==> flow/design.v <==
`timescale 1ns / 1ps
module FreqCounter(
	 input clock,
	 input reset,
	 input IPS_left,
     input IPS_mid,
     input IPS_right,
	 input signalleftred,
	 input signalleftblue,
	 input signalrightred,
	 input signalrightblue,	 
	 output right_red,
	 output left_red,
	 output left_forward,
     output left_backward,
     output right_forward,
     output right_backward,
	 output a, b, c, d, e, f, g,  
     output [3:0]an
    );
parameter countToR = 53711;  
parameter countToL = 53711;  
parameter Delay = 195313;  
reg [15:0] right_red_freq_count;
reg [15:0] left_red_freq_count;
reg [15:0] right_blue_freq_count;
reg [15:0] left_blue_freq_count;
reg [15:0] freq_outR;
reg [15:0] freqHold0R;
reg [15:0] freqHold1R;
reg [15:0] freqHold2R;
reg [15:0] freqHold3R;
reg [15:0] freqHold4R;
reg [15:0] freqHold5R;
reg [15:0] freqHold6R;
reg [15:0] freqHold7R;
reg [15:0] freqHold8R;
reg [15:0] freqHold9R;
reg [15:0] freqHold10R;
reg [15:0] freqHold11R;
reg [15:0] freqHold12R;
reg [15:0] freqHold13R;
reg [15:0] freqHold14R;
reg [15:0] freqHold15R;
reg [15:0] freq_outL;
reg [15:0] freqHold0L;
reg [15:0] freqHold1L;
reg [15:0] freqHold2L;
reg [15:0] freqHold3L;
reg [15:0] freqHold4L;
reg [15:0] freqHold5L;
reg [15:0] freqHold6L;
reg [15:0] freqHold7L;
reg [15:0] freqHold8L;
reg [15:0] freqHold9L;
reg [15:0] freqHold10L;
reg [15:0] freqHold11L;
reg [15:0] freqHold12L;
reg [15:0] freqHold13L;
reg [15:0] freqHold14L;
reg [15:0] freqHold15L;
reg temp_right_red;
reg temp_left_red;
reg [15:0] fcountR;
reg [15:0] fcountL;
reg [10:0] scounterR;
reg [10:0] scounterL;
reg [10:0] dcounter;
reg [10:0] swidthR;
reg [10:0] swidthL;
reg old_sig1;
reg old_sig2;
reg old_sig3;
reg old_sig4;
reg [4:0] debounce_sig1;
reg [4:0] debounce_sig2;
reg [4:0] debounce_sig3;
reg [4:0] debounce_sig4;
reg [2:0] avClkR;
reg [2:0] avClkL;
reg [18:0] freqTempR;
reg [18:0] freqTempL;
reg [3:0]temp_an;
reg [6:0]temp_sseg;
reg [9:0] mcounter;  
reg [9:0] mwidth;    
reg temp_left_forward;       
reg temp_left_backward;      
reg temp_right_forward;
reg temp_right_backward;
reg [2:0] state;
reg [17:0] servodelaycount;
reg incflag;
always @(posedge clock) begin
  if (reset) begin
	fcountR = 16'b0;
	fcountL = 16'b0;
	scounterR = 11'b0;
	scounterL = 11'b0;
	dcounter = 11'b0;
	old_sig1 = 1'b0;
	old_sig2 = 1'b0;
	old_sig3 = 1'b0;
	old_sig4 = 1'b0;
	freq_outR = 16'b0;
	freq_outL = 16'b0;
	right_red_freq_count = 16'b0;
	left_red_freq_count = 16'b0;
	right_blue_freq_count = 16'b0;
	left_blue_freq_count = 16'b0;
	avClkR = 3'b0;
	freqTempR <= 19'b0;
	freqHold0R = 16'b0;
	freqHold1R = 16'b0;
	freqHold2R = 16'b0;
	freqHold3R = 16'b0;
	freqHold4R = 16'b0;
	freqHold5R = 16'b0;
	freqHold6R = 16'b0;
	freqHold7R = 16'b0;
	freqHold8R = 16'b0;
	freqHold9R = 16'b0;
	freqHold10R = 16'b0;
	freqHold11R = 16'b0;
	freqHold12R = 16'b0;
	freqHold13R = 16'b0;
	freqHold14R = 16'b0;
	freqHold15R = 16'b0;
	avClkL = 3'b0;
	freqTempL <= 19'b0;
	freqHold0L = 16'b0;
	freqHold1L = 16'b0;
	freqHold2L = 16'b0;
	freqHold3L = 16'b0;
	freqHold4L = 16'b0;
	freqHold5L = 16'b0;
	freqHold6L = 16'b0;
	freqHold7L = 16'b0;
	freqHold8L = 16'b0;
	freqHold9L = 16'b0;
	freqHold10L = 16'b0;
	freqHold11L = 16'b0;
	freqHold12L = 16'b0;
	freqHold13L = 16'b0;
	freqHold14L = 16'b0;
	freqHold15L = 16'b0;
	debounce_sig1 = 5'b0;
	debounce_sig2 = 5'b0;
	debounce_sig3 = 5'b0;
	debounce_sig4 = 5'b0;
	temp_right_red <= 1'b0;
	temp_left_red <= 1'b0;
  end
  else begin
	fcountR = fcountR + 1;
	fcountL = fcountL + 1;
	scounterR = scounterR + 1;
	scounterL = scounterL + 1;
	dcounter = dcounter + 1;
	debounce_sig1[0] = signalleftred;
	debounce_sig2[0] = signalleftblue;
	debounce_sig3[0] = signalrightred;
	debounce_sig4[0] = signalrightblue;
	debounce_sig1 = debounce_sig1 << 1;
	debounce_sig2 = debounce_sig2 << 1;
	debounce_sig3 = debounce_sig3 << 1;
	debounce_sig4 = debounce_sig4 << 1;
	if ((&debounce_sig1) | (~&debounce_sig1))begin
		if ((signalleftred != old_sig1)) begin
			left_red_freq_count = left_red_freq_count +1;
		end
	end
	if ((&debounce_sig2) | (~&debounce_sig2))begin
        if ((signalleftblue != old_sig2)) begin
            left_blue_freq_count = left_blue_freq_count +1;
        end
    end	
	if ((&debounce_sig3) | (~&debounce_sig3))begin
        if ((signalrightred != old_sig3)) begin
            right_red_freq_count = right_red_freq_count +1;
        end
    end
	if ((&debounce_sig4) | (~&debounce_sig4))begin
        if ((signalrightblue != old_sig4)) begin
            right_blue_freq_count = right_blue_freq_count +1;
        end
    end        
	if (fcountR >= (countToR >> 4)) begin
		freq_outR = right_red_freq_count << 3; 
		freq_outR = right_blue_freq_count << 3; 
		fcountR = 0;
		right_red_freq_count = 0;		
		right_blue_freq_count = 0;
		avClkR = avClkR + 1;
	end
	case (avClkR)
            0 : freqHold0R = freq_outR;
            1 : freqHold1R = freq_outR;
            2 : freqHold2R = freq_outR;
            3 : freqHold3R = freq_outR;
            4 : freqHold4R = freq_outR;
            5 : freqHold5R = freq_outR;
            6 : freqHold6R = freq_outR;
            7 : begin
                    freqHold7R = freq_outR;
                    freqTempR <= freqHold0R + freqHold1R + freqHold2R + freqHold3R +freqHold4R + freqHold5R + freqHold6R + freqHold7R+freqHold8R + freqHold9R + freqHold10R + freqHold11R +freqHold12R + freqHold13R + freqHold14R + freqHold15R;
                 end
          default :;
      endcase
	if (fcountL >= (countToL >> 4)) begin		
		freq_outL = left_red_freq_count << 3; 
		freq_outL = left_blue_freq_count << 3; 
		fcountL = 0;		
		left_red_freq_count = 0;		
		left_blue_freq_count = 0;
		avClkL = avClkL + 1;
	end
    case (avClkL)
		0 : freqHold0L = freq_outL;
		1 : freqHold1L = freq_outL;
		2 : freqHold2L = freq_outL;
		3 : freqHold3L = freq_outL;
		4 : freqHold4L = freq_outL;
		5 : freqHold5L = freq_outL;
		6 : freqHold6L = freq_outL;
		7 : begin
				freqHold7L = freq_outL;
				freqTempL <= freqHold0L + freqHold1L + freqHold2L + freqHold3L +freqHold4L + freqHold5L + freqHold6L + freqHold7L + freqHold8L + freqHold9L + freqHold10L + freqHold11L +freqHold12L + freqHold13L + freqHold14L + freqHold15L;
			 end
		default :;
	endcase
	old_sig1 = signalleftred;
	old_sig2 = signalleftblue;
	old_sig3 = signalrightred;
	old_sig4 = signalrightblue;
	freqHold8R = freqHold0R;
	freqHold9R = freqHold1R;
	freqHold10R = freqHold2R;
	freqHold11R = freqHold3R;
	freqHold12R = freqHold4R;
	freqHold13R = freqHold5R;
	freqHold14R = freqHold6R;
	freqHold15R = freqHold7R;
    freqHold8L = freqHold0L;
    freqHold9L = freqHold1L;
    freqHold10L = freqHold2L;
    freqHold11L = freqHold3L;
    freqHold12L = freqHold4L;
    freqHold13L = freqHold5L;
    freqHold14L = freqHold6L;
    freqHold15L = freqHold7L;
    if (scounterR < swidthR) begin        
        temp_right_red <= 1;
    end
    else begin
        temp_right_red <= 0;
    end
    if (scounterL < swidthL) begin        
        temp_left_red <= 1;
    end
    else begin
        temp_left_red <= 0;
    end
  end
end
    always @ (posedge clock) begin
      if (reset) begin
        mcounter = 10'b0;
        temp_left_forward <= 1'b0;
        temp_left_backward <= 1'b0;
        temp_right_forward <= 1'b0;
        temp_right_backward <= 1'b0;
      end
      else begin
        mcounter = mcounter + 1;   
        if (IPS_left == 1 && IPS_mid == 1 && IPS_right == 0) begin              
            temp_left_backward <= 0;
            temp_right_forward <= 0;            
            if (mcounter < mwidth) begin
                temp_left_forward <= 1;
                temp_right_backward <= 1;
              end 
            else begin
                temp_left_forward <= 0;
                temp_right_backward <= 0;
              end            
        end
        if (IPS_left == 1 && IPS_mid == 0 && IPS_right == 1) begin              
            temp_left_backward <= 0;
            temp_right_backward <= 0;            
            if (mcounter < mwidth) begin
                temp_left_forward <= 1;
                temp_right_forward <= 1;
              end 
            else begin
                temp_left_forward <= 0;
                temp_right_forward <= 0;
              end            
        end
        if (IPS_left == 1 && IPS_mid == 0 && IPS_right == 0) begin              
            temp_left_backward <= 0;
            temp_right_forward <= 0;            
            temp_right_backward <= 0;
            if (mcounter < mwidth) begin
                temp_left_forward <= 1;                
              end 
            else begin
                temp_left_forward <= 0;                
              end            
        end 
        if (IPS_left == 0 && IPS_mid == 1 && IPS_right == 1) begin              
            temp_left_forward <= 0;
            temp_right_backward <= 0;            
            if (mcounter < mwidth) begin
                temp_left_backward <= 1;
                temp_right_forward <= 1;
              end 
            else begin
                temp_left_backward <= 0;
                temp_right_forward <= 0;
              end            
        end          
        if (IPS_left == 0 && IPS_mid == 0 && IPS_right == 1) begin              
            temp_left_forward <= 0;
            temp_left_backward <= 0;                        
            temp_right_backward <= 0;
            if (mcounter < mwidth) begin
                temp_right_forward <= 1;                
              end 
            else begin
                temp_right_forward <= 0;                
              end            
        end 
      end
    end
    always @ (*) begin
         if (IPS_left == 0 || IPS_mid == 0 || IPS_right == 0) begin   
             mwidth = 10'd1023;
         end
         else begin               
             mwidth = 10'd0;      
         end
       end
       always @(posedge clock) begin
          if (reset) begin
            swidthR <= 11'd220;
            swidthL <= 11'd59;
            state = 3'b000;
            servodelaycount = 18'b0;
            incflag = 1'b0;
          end
          else begin
            servodelaycount = servodelaycount + 1;
            case(state)
                3'b000: begin
                    incflag = 0;
                    if (((freqTempR >> 4) >= 250)) begin
                        state = 3'b100;
                    end
                    if (((freqTempL >> 4) >= 250)) begin
                        state = 3'b101;
                    end
                end    
                3'b001: begin 
                    if (incflag == 0) begin
                        swidthR <= swidthR - 11'd54;
                        incflag = 1;
                    end
                    if (servodelaycount>=Delay)begin
                        swidthL <= swidthL + 11'd54;
                        state = 3'b011;
                    end
                end
                3'b010: begin
                    if (incflag == 0) begin
                        swidthL <= swidthL + 11'd54;
                        incflag = 1;
                    end
                    if (servodelaycount>=Delay)begin
                        swidthR <= swidthR - 11'd54;
                        state = 3'b011;
                    end
                end
                3'b011: begin
                    servodelaycount = 0;
                    state = 3'b000;
                end 
                3'b100: begin
                    servodelaycount = 0;
                    state = 3'b001;
                end  
                3'b101: begin
                    servodelaycount = 0;
                    state = 3'b010;
                end           
           endcase
          end
       end
always @ (*) begin      
     case(dcounter[10:9])               
               2'b00 :   
                begin                 
                 temp_an = 4'b1110;
                  if (((freqTempR >> 4) >= 250) || ((freqTempL >> 4) >= 250)) begin
                    temp_sseg = 7'b1000110;   
                  end
                  else begin
                    temp_sseg = 7'b1111111;   
                  end
                end
              2'b01:   
                begin
                temp_an = 4'b1101;
                    if ((((freqTempR >> 4) < 250) &&  ((freqTempR >> 4) > 25)) || (((freqTempL >> 4) < 250) && ((freqTempL >> 4) > 25))) begin
                        temp_sseg = 7'b0001110;  
                    end 
                    else begin
                        temp_sseg = 7'b1111111;  
                    end
                end 
               2'b10:   
                begin
                 temp_an = 4'b1011;
                 temp_sseg = 7'b1111111;    
                end
               2'b11:   
                begin
                 temp_an = 4'b0111;                 
                 temp_sseg = 7'b1111111;   
                end
    endcase
end
  assign right_red = temp_right_red;
  assign left_red = temp_left_red;
  assign an = temp_an;
  assign {g, f, e, d, c, b, a} = temp_sseg;
  assign left_forward = temp_left_forward;
  assign left_backward = temp_left_backward;
  assign right_forward = temp_right_forward;        
  assign right_backward = temp_right_backward;
endmodule
# Step by step through the tools: FreqCounter
# Each step is given for the RTL above and for the edited RTL.
# "orig" refers to lines of the RTL above, "edited" to lines of the edited file.
# "delta": "edited" minus "orig" as printed here. "rel_change_pct": 100 x difference / "orig".
design:
  design: "FreqCounter"
  clk_port: "clock"
  cell_library: "sky130hd"
  pvt_corner: "tt_025C_1v80"

# Edit of the RTL
# The edit as a unified diff against the file above.
# The edit is scripted: it alters the design's behaviour and was not made to optimise anything.
# begin of diff
@@ -433,5 +433,7 @@
   assign right_red = temp_right_red;
   assign left_red = temp_left_red;
-  assign an = temp_an;
+  reg [3:0] an_s1;
+  always @(posedge clock) an_s1 <= temp_an;
+  assign an = an_s1;
   assign {g, f, e, d, c, b, a} = temp_sseg;
   assign left_forward = temp_left_forward;
# end of diff

# Elaborated design
# Source: Yosys, flattened and elaborated, memories not mapped. Widths are those after wreduce. Registers that Yosys merges into a memory's read port (data or address) are not register bits. Print and check cells do not count.
classes:
  columns: ["element", "orig", "edited", "delta", "rel_change_pct"]
  rows:
  - ["add_sub_neg", 43, 43, 0, 0.00]
  - ["multipliers", 0, 0, 0, null]
  - ["n_div", 0, 0, 0, null]
  - ["n_cmp", 12, 12, 0, 0.00]
  - ["eq_ne", 30, 30, 0, 0.00]
  - ["shifts", 0, 0, 0, null]
  - ["mux", 56, 56, 0, 0.00]
  - ["n_logic", 3, 3, 0, 0.00]
  - ["reduce_logical", 52, 52, 0, 0.00]
# Unchanged operator kinds not shown: 55.
bits:
  columns: ["element", "orig", "edited", "delta", "rel_change_pct"]
  rows:
  - ["register_bits", 491, 495, 4, 0.81]
  - ["latchBits", 0, 0, 0, null]
  - ["ramBits", 0, 0, 0, null]
  - ["rom_bits", 0, 0, 0, null]
  - ["clocked_rd_ports_x_width", 0, 0, 0, null]
  - ["n_memories", 0, 0, 0, null]
  - ["inputBits", 9, 9, 0, 0.00]
  - ["out_inout_bits", 17, 17, 0, 0.00]
  - ["word_cells", 241, 242, 1, 0.41]

# Logic depth
# Depth = most cells in a row (Yosys ltp): at word level without a register or memory, in the mapped netlist without a sequential cell, where the memories' decode and read muxes count.
depth:
  columns: ["element", "orig", "edited", "delta", "rel_change_pct"]
  rows:
  - ["word_depth", 15, 15, 0, 0.00]
  - ["abc_area", "0", "0", null, null]
  - ["depth_mapped", 28, 28, 0, 0.00]
  - ["ltp_nobuf", 25, 27, 2, 8.00]

# After synthesis
# Yosys stat after the flow's synthesis: flattened, memories mapped to cells. It holds for the ABC_AREA given above (unset counts as 0); a run with the other value may have another netlist.
by_type:
  columns: ["cell_type", "orig", "edited", "delta", "rel_change_pct"]
  rows:
  - ["sky130_fd_sc_hd__nand2_1", 241, 70, -171, -70.95]
  - ["sky130_fd_sc_hd__mux2i_1", 115, 278, 163, 141.74]
  - ["sky130_fd_sc_hd__nor2_1", 276, 423, 147, 53.26]
  - ["sky130_fd_sc_hd__o22ai_1", 100, 6, -94, -94.00]
  - ["sky130_fd_sc_hd__nand3_1", 125, 54, -71, -56.80]
  - ["sky130_fd_sc_hd__nor2b_1", 14, 74, 60, 428.57]
  - ["sky130_fd_sc_hd__a21oi_1", 123, 65, -58, -47.15]
  - ["sky130_fd_sc_hd__and2_1", 47, 11, -36, -76.60]
  - ["sky130_fd_sc_hd__o21ai_1", 36, 0, -36, -100.00]
  - ["sky130_fd_sc_hd__and3_1", 50, 20, -30, -60.00]
  - ["sky130_fd_sc_hd__clkbuf_1", 85, 58, -27, -31.76]
  - ["sky130_fd_sc_hd__nor3_1", 24, 38, 14, 58.33]
  - ["sky130_fd_sc_hd__o31ai_1", 15, 5, -10, -66.67]
  - ["sky130_fd_sc_hd__nor4_1", 8, 17, 9, 112.50]
  - ["sky130_fd_sc_hd__inv_2", 9, 1, -8, -88.89]
  - ["sky130_fd_sc_hd__a2111oi_0", 8, 0, -8, -100.00]
  - ["sky130_fd_sc_hd__xnor2_1", 75, 81, 6, 8.00]
  - ["sky130_fd_sc_hd__buf_2", 27, 21, -6, -22.22]
# Unchanged cell types not shown: 8.
# The list need not be complete.
mapped:
  columns: ["element", "orig", "edited", "delta", "rel_change_pct"]
  rows:
  - ["cell_count", 2767, 2615, -152, -5.49]
  - ["area_um2", 26018.7, 25959.9, -58.8, -0.23]
  - ["ffs", 476, 480, 4, 0.84]
  - ["n_buf", 135, 97, -38, -28.15]

# Path before layout
# Path of least setup slack by OpenSTA after synthesis, without wires, with an ideal clock, recovery checks aside; 20% of the period is set as input and as output delay. Where synthesis merged equal registers, the netlist keeps one of their names.
synth_timing:
  columns: ["element", "orig", "edited", "delta", "rel_change_pct"]
  rows:
  - ["kind", "input port to flip-flop", "input port to flip-flop", null, null]
  - ["start", "in signalrightblue", "in signalleftblue", null, null]
  - ["end", "reg freqTempR[18]", "reg freqTempL[18]", null, null]
  - ["period_ns", 10.0, 10.0, 0.0, 0.00]
  - ["launch_ns", 2.000, 2.000, 0.000, 0.00]
  - ["arrival_ns", 7.056, 7.313, 0.257, 3.64]
  - ["t_required_ns", 9.874, 9.866, -0.008, -0.08]
  - ["setup_slack_ns", 2.818, 2.553, -0.265, null]
  - ["delay_ns", 5.182, 5.447, 0.265, 5.11]
  - ["path_stages", 22, 20, -2, -9.09]
  - ["synth_period_reached_ns", 7.182, 7.447, 0.265, 3.69]
# "delay_ns" is the arrival time less input delay plus setup time.
# "path_stages" counts driving pins, that of a launching flip-flop among them; a cell with two outputs on the path counts twice.
# "synth_period_reached_ns" = period - worst setup slack (recovery checks aside). The figure is calculated, with input and output delays left at 20% of the set period.
# Between the ends stands the longest chain of elaborated cells between them, by number of cells; it is not shown to be the way that was timed. Of several equally long chains one is given.
# Each line given opens the expression or statement behind the cell; cells for indexed reads and writes are added by Yosys, which also makes memories of some case tables.
synth_between_orig:
  path_cell_list: "sky130_fd_sc_hd__xor2_1 -> sky130_fd_sc_hd__nand4_1 -> sky130_fd_sc_hd__nor2b_1 -> sky130_fd_sc_hd__nand2_1 -> sky130_fd_sc_hd__xor2_1 -> sky130_fd_sc_hd__o21ai_1 -> sky130_fd_sc_hd__o21ai_1 -> sky130_fd_sc_hd__inv_2 -> sky130_fd_sc_hd__fa_1 -> sky130_fd_sc_hd__inv_1 -> sky130_fd_sc_hd__fa_1 -> sky130_fd_sc_hd__fa_1 -> sky130_fd_sc_hd__fa_1 -> sky130_fd_sc_hd__inv_1 -> sky130_fd_sc_hd__ha_1 -> sky130_fd_sc_hd__a21o_1 -> sky130_fd_sc_hd__o31ai_1 -> sky130_fd_sc_hd__o31ai_1 -> sky130_fd_sc_hd__a2111o_1 -> sky130_fd_sc_hd__a31oi_1 -> sky130_fd_sc_hd__xnor2_1 -> sky130_fd_sc_hd__a21oi_1"
  elab_chain_len: 13
  cone_cells: 13
  cone_lines: 4
  classes_between: "add/sub (9); eq/ne (1); mux (3)"
synth_rtl_orig:
  columns: ["element", "line_no", "rtl"]
  rows:
  - ["start, declared", 11, "input signalrightblue,"]
  - ["1-bit != test", 184, "if ((signalrightblue != old_sig4)) begin"]
  - ["13-bit 2-to-1 mux", 184, null]
  - ["16-bit 2-to-1 mux", 188, "if (fcountR >= (countToR >> 4)) begin"]
  - ["16-bit 2-to-1 mux", 95, "if (reset) begin"]
  - ["19-bit by 16-bit adder with 19-bit output (9 in a row)", 206, "freqTempR <= freqHold0R + freqHold1R + freqHold2R + freqHold3R +freqHold4R + freqHold5R + freqHold6R + freqHol ..."]
  - ["end, assigned", 112, "freqTempR <= 19'b0;"]
  - ["end, assigned", 206, null]
  - ["end, declared", 81, "reg [18:0] freqTempR;"]
synth_between_edited:
  path_cell_list: "sky130_fd_sc_hd__xor2_1 -> sky130_fd_sc_hd__nand3_1 -> sky130_fd_sc_hd__or2_2 -> sky130_fd_sc_hd__xor2_1 -> sky130_fd_sc_hd__a21oi_1 -> sky130_fd_sc_hd__fa_1 -> sky130_fd_sc_hd__inv_1 -> sky130_fd_sc_hd__fa_1 -> sky130_fd_sc_hd__fa_1 -> sky130_fd_sc_hd__fa_1 -> sky130_fd_sc_hd__inv_1 -> sky130_fd_sc_hd__ha_1 -> sky130_fd_sc_hd__or2_2 -> sky130_fd_sc_hd__a41oi_1 -> sky130_fd_sc_hd__o21ai_0 -> sky130_fd_sc_hd__and2_1 -> sky130_fd_sc_hd__o41ai_1 -> sky130_fd_sc_hd__o21ai_0 -> sky130_fd_sc_hd__a21oi_1 -> sky130_fd_sc_hd__a211oi_1"
  elab_chain_len: 13
  cone_cells: 13
  cone_lines: 4
  classes_between: "add/sub (9); eq/ne (1); mux (3)"
synth_rtl_edited:
  columns: ["element", "line_no", "rtl"]
  rows:
  - ["start, declared", 9, "input signalleftblue,"]
  - ["1-bit != test", 174, "if ((signalleftblue != old_sig2)) begin"]
  - ["13-bit 2-to-1 mux", 174, null]
  - ["16-bit 2-to-1 mux", 210, "if (fcountL >= (countToL >> 4)) begin"]
  - ["16-bit 2-to-1 mux", 95, "if (reset) begin"]
  - ["19-bit by 16-bit adder with 19-bit output (9 in a row)", 228, "freqTempL <= freqHold0L + freqHold1L + freqHold2L + freqHold3L +freqHold4L + freqHold5L + freqHold6L + freqHol ..."]
  - ["end, assigned", 130, "freqTempL <= 19'b0;"]
  - ["end, assigned", 228, null]
  - ["end, declared", 82, "reg [18:0] freqTempL;"]

# Path in the finished layout
# Path of least setup slack in the final report of the runs of set A (OpenROAD, finished layout, wires in). Where an end is a register, its clock arrival counts in the times.
layout_timing:
  columns: ["element", "orig", "edited", "delta", "rel_change_pct"]
  rows:
  - ["kind", "input port to flip-flop", "input port to flip-flop", null, null]
  - ["start", "in signalleftblue", "in signalrightblue", null, null]
  - ["end", "reg freqTempL[18]", "reg freqTempR[17]", null, null]
  - ["period_ns", 10.0, 10.0, 0.0, 0.00]
  - ["launch_ns", 2.00, 2.00, 0.00, 0.00]
  - ["arrival_ns", 8.43, 8.52, 0.09, 1.07]
  - ["t_required_ns", 10.46, 10.43, -0.03, -0.29]
  - ["setup_slack_ns", 2.04, 1.91, -0.13, null]
  - ["path_stages", 22, 23, 1, 4.55]
# Between the ends stands the longest chain of elaborated cells between them, by number of cells; it is not shown to be the way that was timed. Of several equally long chains one is given.
layout_between_orig:
  path_cell_list: "sky130_fd_sc_hd__clkdlybuf4s50_1 -> sky130_fd_sc_hd__xor2_1 -> sky130_fd_sc_hd__nand4_1 -> sky130_fd_sc_hd__nor2_1 -> sky130_fd_sc_hd__and3_1 -> sky130_fd_sc_hd__xor2_1 -> sky130_fd_sc_hd__mux2_2 -> sky130_fd_sc_hd__fa_1 -> sky130_fd_sc_hd__inv_1 -> sky130_fd_sc_hd__fa_1 -> sky130_fd_sc_hd__fa_1 -> sky130_fd_sc_hd__fa_1 -> sky130_fd_sc_hd__inv_1 -> sky130_fd_sc_hd__ha_1 -> sky130_fd_sc_hd__a21o_1 -> sky130_fd_sc_hd__a31oi_1 -> sky130_fd_sc_hd__o21ai_0 -> sky130_fd_sc_hd__a41oi_1 -> sky130_fd_sc_hd__o21ai_0 -> sky130_fd_sc_hd__a31oi_1 -> sky130_fd_sc_hd__xnor2_1 -> sky130_fd_sc_hd__a21oi_1"
  elab_chain_len: 13
  cone_cells: 13
  cone_lines: 4
  classes_between: "add/sub (9); eq/ne (1); mux (3)"
layout_rtl_orig:
  columns: ["element", "line_no", "rtl"]
  rows:
  - ["start, declared", 9, "input signalleftblue,"]
  - ["1-bit != test", 174, "if ((signalleftblue != old_sig2)) begin"]
  - ["13-bit 2-to-1 mux", 174, null]
  - ["16-bit 2-to-1 mux", 210, "if (fcountL >= (countToL >> 4)) begin"]
  - ["16-bit 2-to-1 mux", 95, "if (reset) begin"]
  - ["19-bit by 16-bit adder with 19-bit output (9 in a row)", 228, "freqTempL <= freqHold0L + freqHold1L + freqHold2L + freqHold3L +freqHold4L + freqHold5L + freqHold6L + freqHol ..."]
  - ["end, assigned", 130, "freqTempL <= 19'b0;"]
  - ["end, assigned", 228, null]
  - ["end, declared", 82, "reg [18:0] freqTempL;"]
layout_between_edited:
  path_cell_list: "sky130_fd_sc_hd__clkdlybuf4s50_1 -> sky130_fd_sc_hd__xor2_1 -> sky130_fd_sc_hd__xor2_1 -> sky130_fd_sc_hd__mux2i_1 -> sky130_fd_sc_hd__inv_1 -> sky130_fd_sc_hd__fa_1 -> sky130_fd_sc_hd__inv_1 -> sky130_fd_sc_hd__fa_1 -> sky130_fd_sc_hd__fa_1 -> sky130_fd_sc_hd__inv_1 -> sky130_fd_sc_hd__fa_1 -> sky130_fd_sc_hd__and4b_1 -> sky130_fd_sc_hd__inv_1 -> sky130_fd_sc_hd__fa_1 -> sky130_fd_sc_hd__nor2b_1 -> sky130_fd_sc_hd__o21ai_0 -> sky130_fd_sc_hd__a21boi_0 -> sky130_fd_sc_hd__a41oi_1 -> sky130_fd_sc_hd__a21oi_1 -> sky130_fd_sc_hd__nor4_1 -> sky130_fd_sc_hd__a41o_1 -> sky130_fd_sc_hd__o21ai_0 -> sky130_fd_sc_hd__a21oi_1"
  elab_chain_len: 13
  cone_cells: 13
  cone_lines: 4
  classes_between: "add/sub (9); eq/ne (1); mux (3)"
layout_rtl_edited:
  columns: ["element", "line_no", "rtl"]
  rows:
  - ["start, declared", 11, "input signalrightblue,"]
  - ["1-bit != test", 184, "if ((signalrightblue != old_sig4)) begin"]
  - ["13-bit 2-to-1 mux", 184, null]
  - ["16-bit 2-to-1 mux", 188, "if (fcountR >= (countToR >> 4)) begin"]
  - ["16-bit 2-to-1 mux", 95, "if (reset) begin"]
  - ["19-bit by 16-bit adder with 19-bit output (9 in a row)", 206, "freqTempR <= freqHold0R + freqHold1R + freqHold2R + freqHold3R +freqHold4R + freqHold5R + freqHold6R + freqHol ..."]
  - ["end, assigned", 112, "freqTempR <= 19'b0;"]
  - ["end, assigned", 206, null]
  - ["end, declared", 81, "reg [18:0] freqTempR;"]

# Measured runs
# Both versions went through the flow (Yosys, OpenROAD) with the same settings in each pair. Constraints: input delay and output delay 20% of the set period each, output load 0.01 pF.
flow_settings_set_A:
  CORE_UTILIZATION: 40
  period_ns: 10.0
  CAP_MARGIN: 20
  CORE_MARGIN: 2
  SLEW_MARGIN: 20
measured_set_A:
  columns: ["element", "orig", "edited", "delta", "rel_change_pct"]
  rows:
  - ["yosys_chip_area_um2", 26018.7, 25959.9, -58.8, -0.23]
  - ["die_um2", 67101.7, 66954.2, -147.5, -0.22]
  - ["finalUtil_pct", 44.5, 45.0, 0.5, null]
  - ["fin_ws_ns", 2.036, 1.908, -0.128, null]
  - ["tns_setup_ns", 0.000, 0.000, 0.000, null]
  - ["fin_hold_ws_ns", 0.439, 0.436, -0.003, null]
  - ["clock_period_reached_ns", 7.964, 8.092, 0.128, 1.61]
flow_settings_set_B:
  CAP_MARGIN: 10
  CELL_PAD_IN_SITES_DETAIL_PLACEMENT: 2
  CORE_UTILIZATION: 42
  CTS_CLUSTER_DIAMETER: 24
  GPL_TIMING_DRIVEN: 1
  PLACE_DENSITY_LB_ADDON: 0.09
  SLEW_MARGIN: 25
  TNS_END_PERCENT: 40
  period_ns: 14.4
  CORE_MARGIN: 2
measured_set_B:
  columns: ["element", "orig", "edited", "delta", "rel_change_pct"]
  rows:
  - ["yosys_chip_area_um2", 26018.7, 25959.9, -58.8, -0.23]
  - ["die_um2", 63955.9, 63814.3, -141.6, -0.22]
  - ["finalUtil_pct", 52.7, 53.6, 0.9, null]
  - ["fin_ws_ns", 4.543, 3.973, -0.570, null]
  - ["tns_setup_ns", 0.000, 0.000, 0.000, null]
  - ["fin_hold_ws_ns", 0.481, 0.485, 0.004, null]
  - ["clock_period_reached_ns", 9.857, 10.427, 0.570, 5.78]
# "clock_period_reached_ns" is the run's clock period less its worst setup slack. It is reckoned from that one timing run; input and output delays stay at 20% of the period that was set.
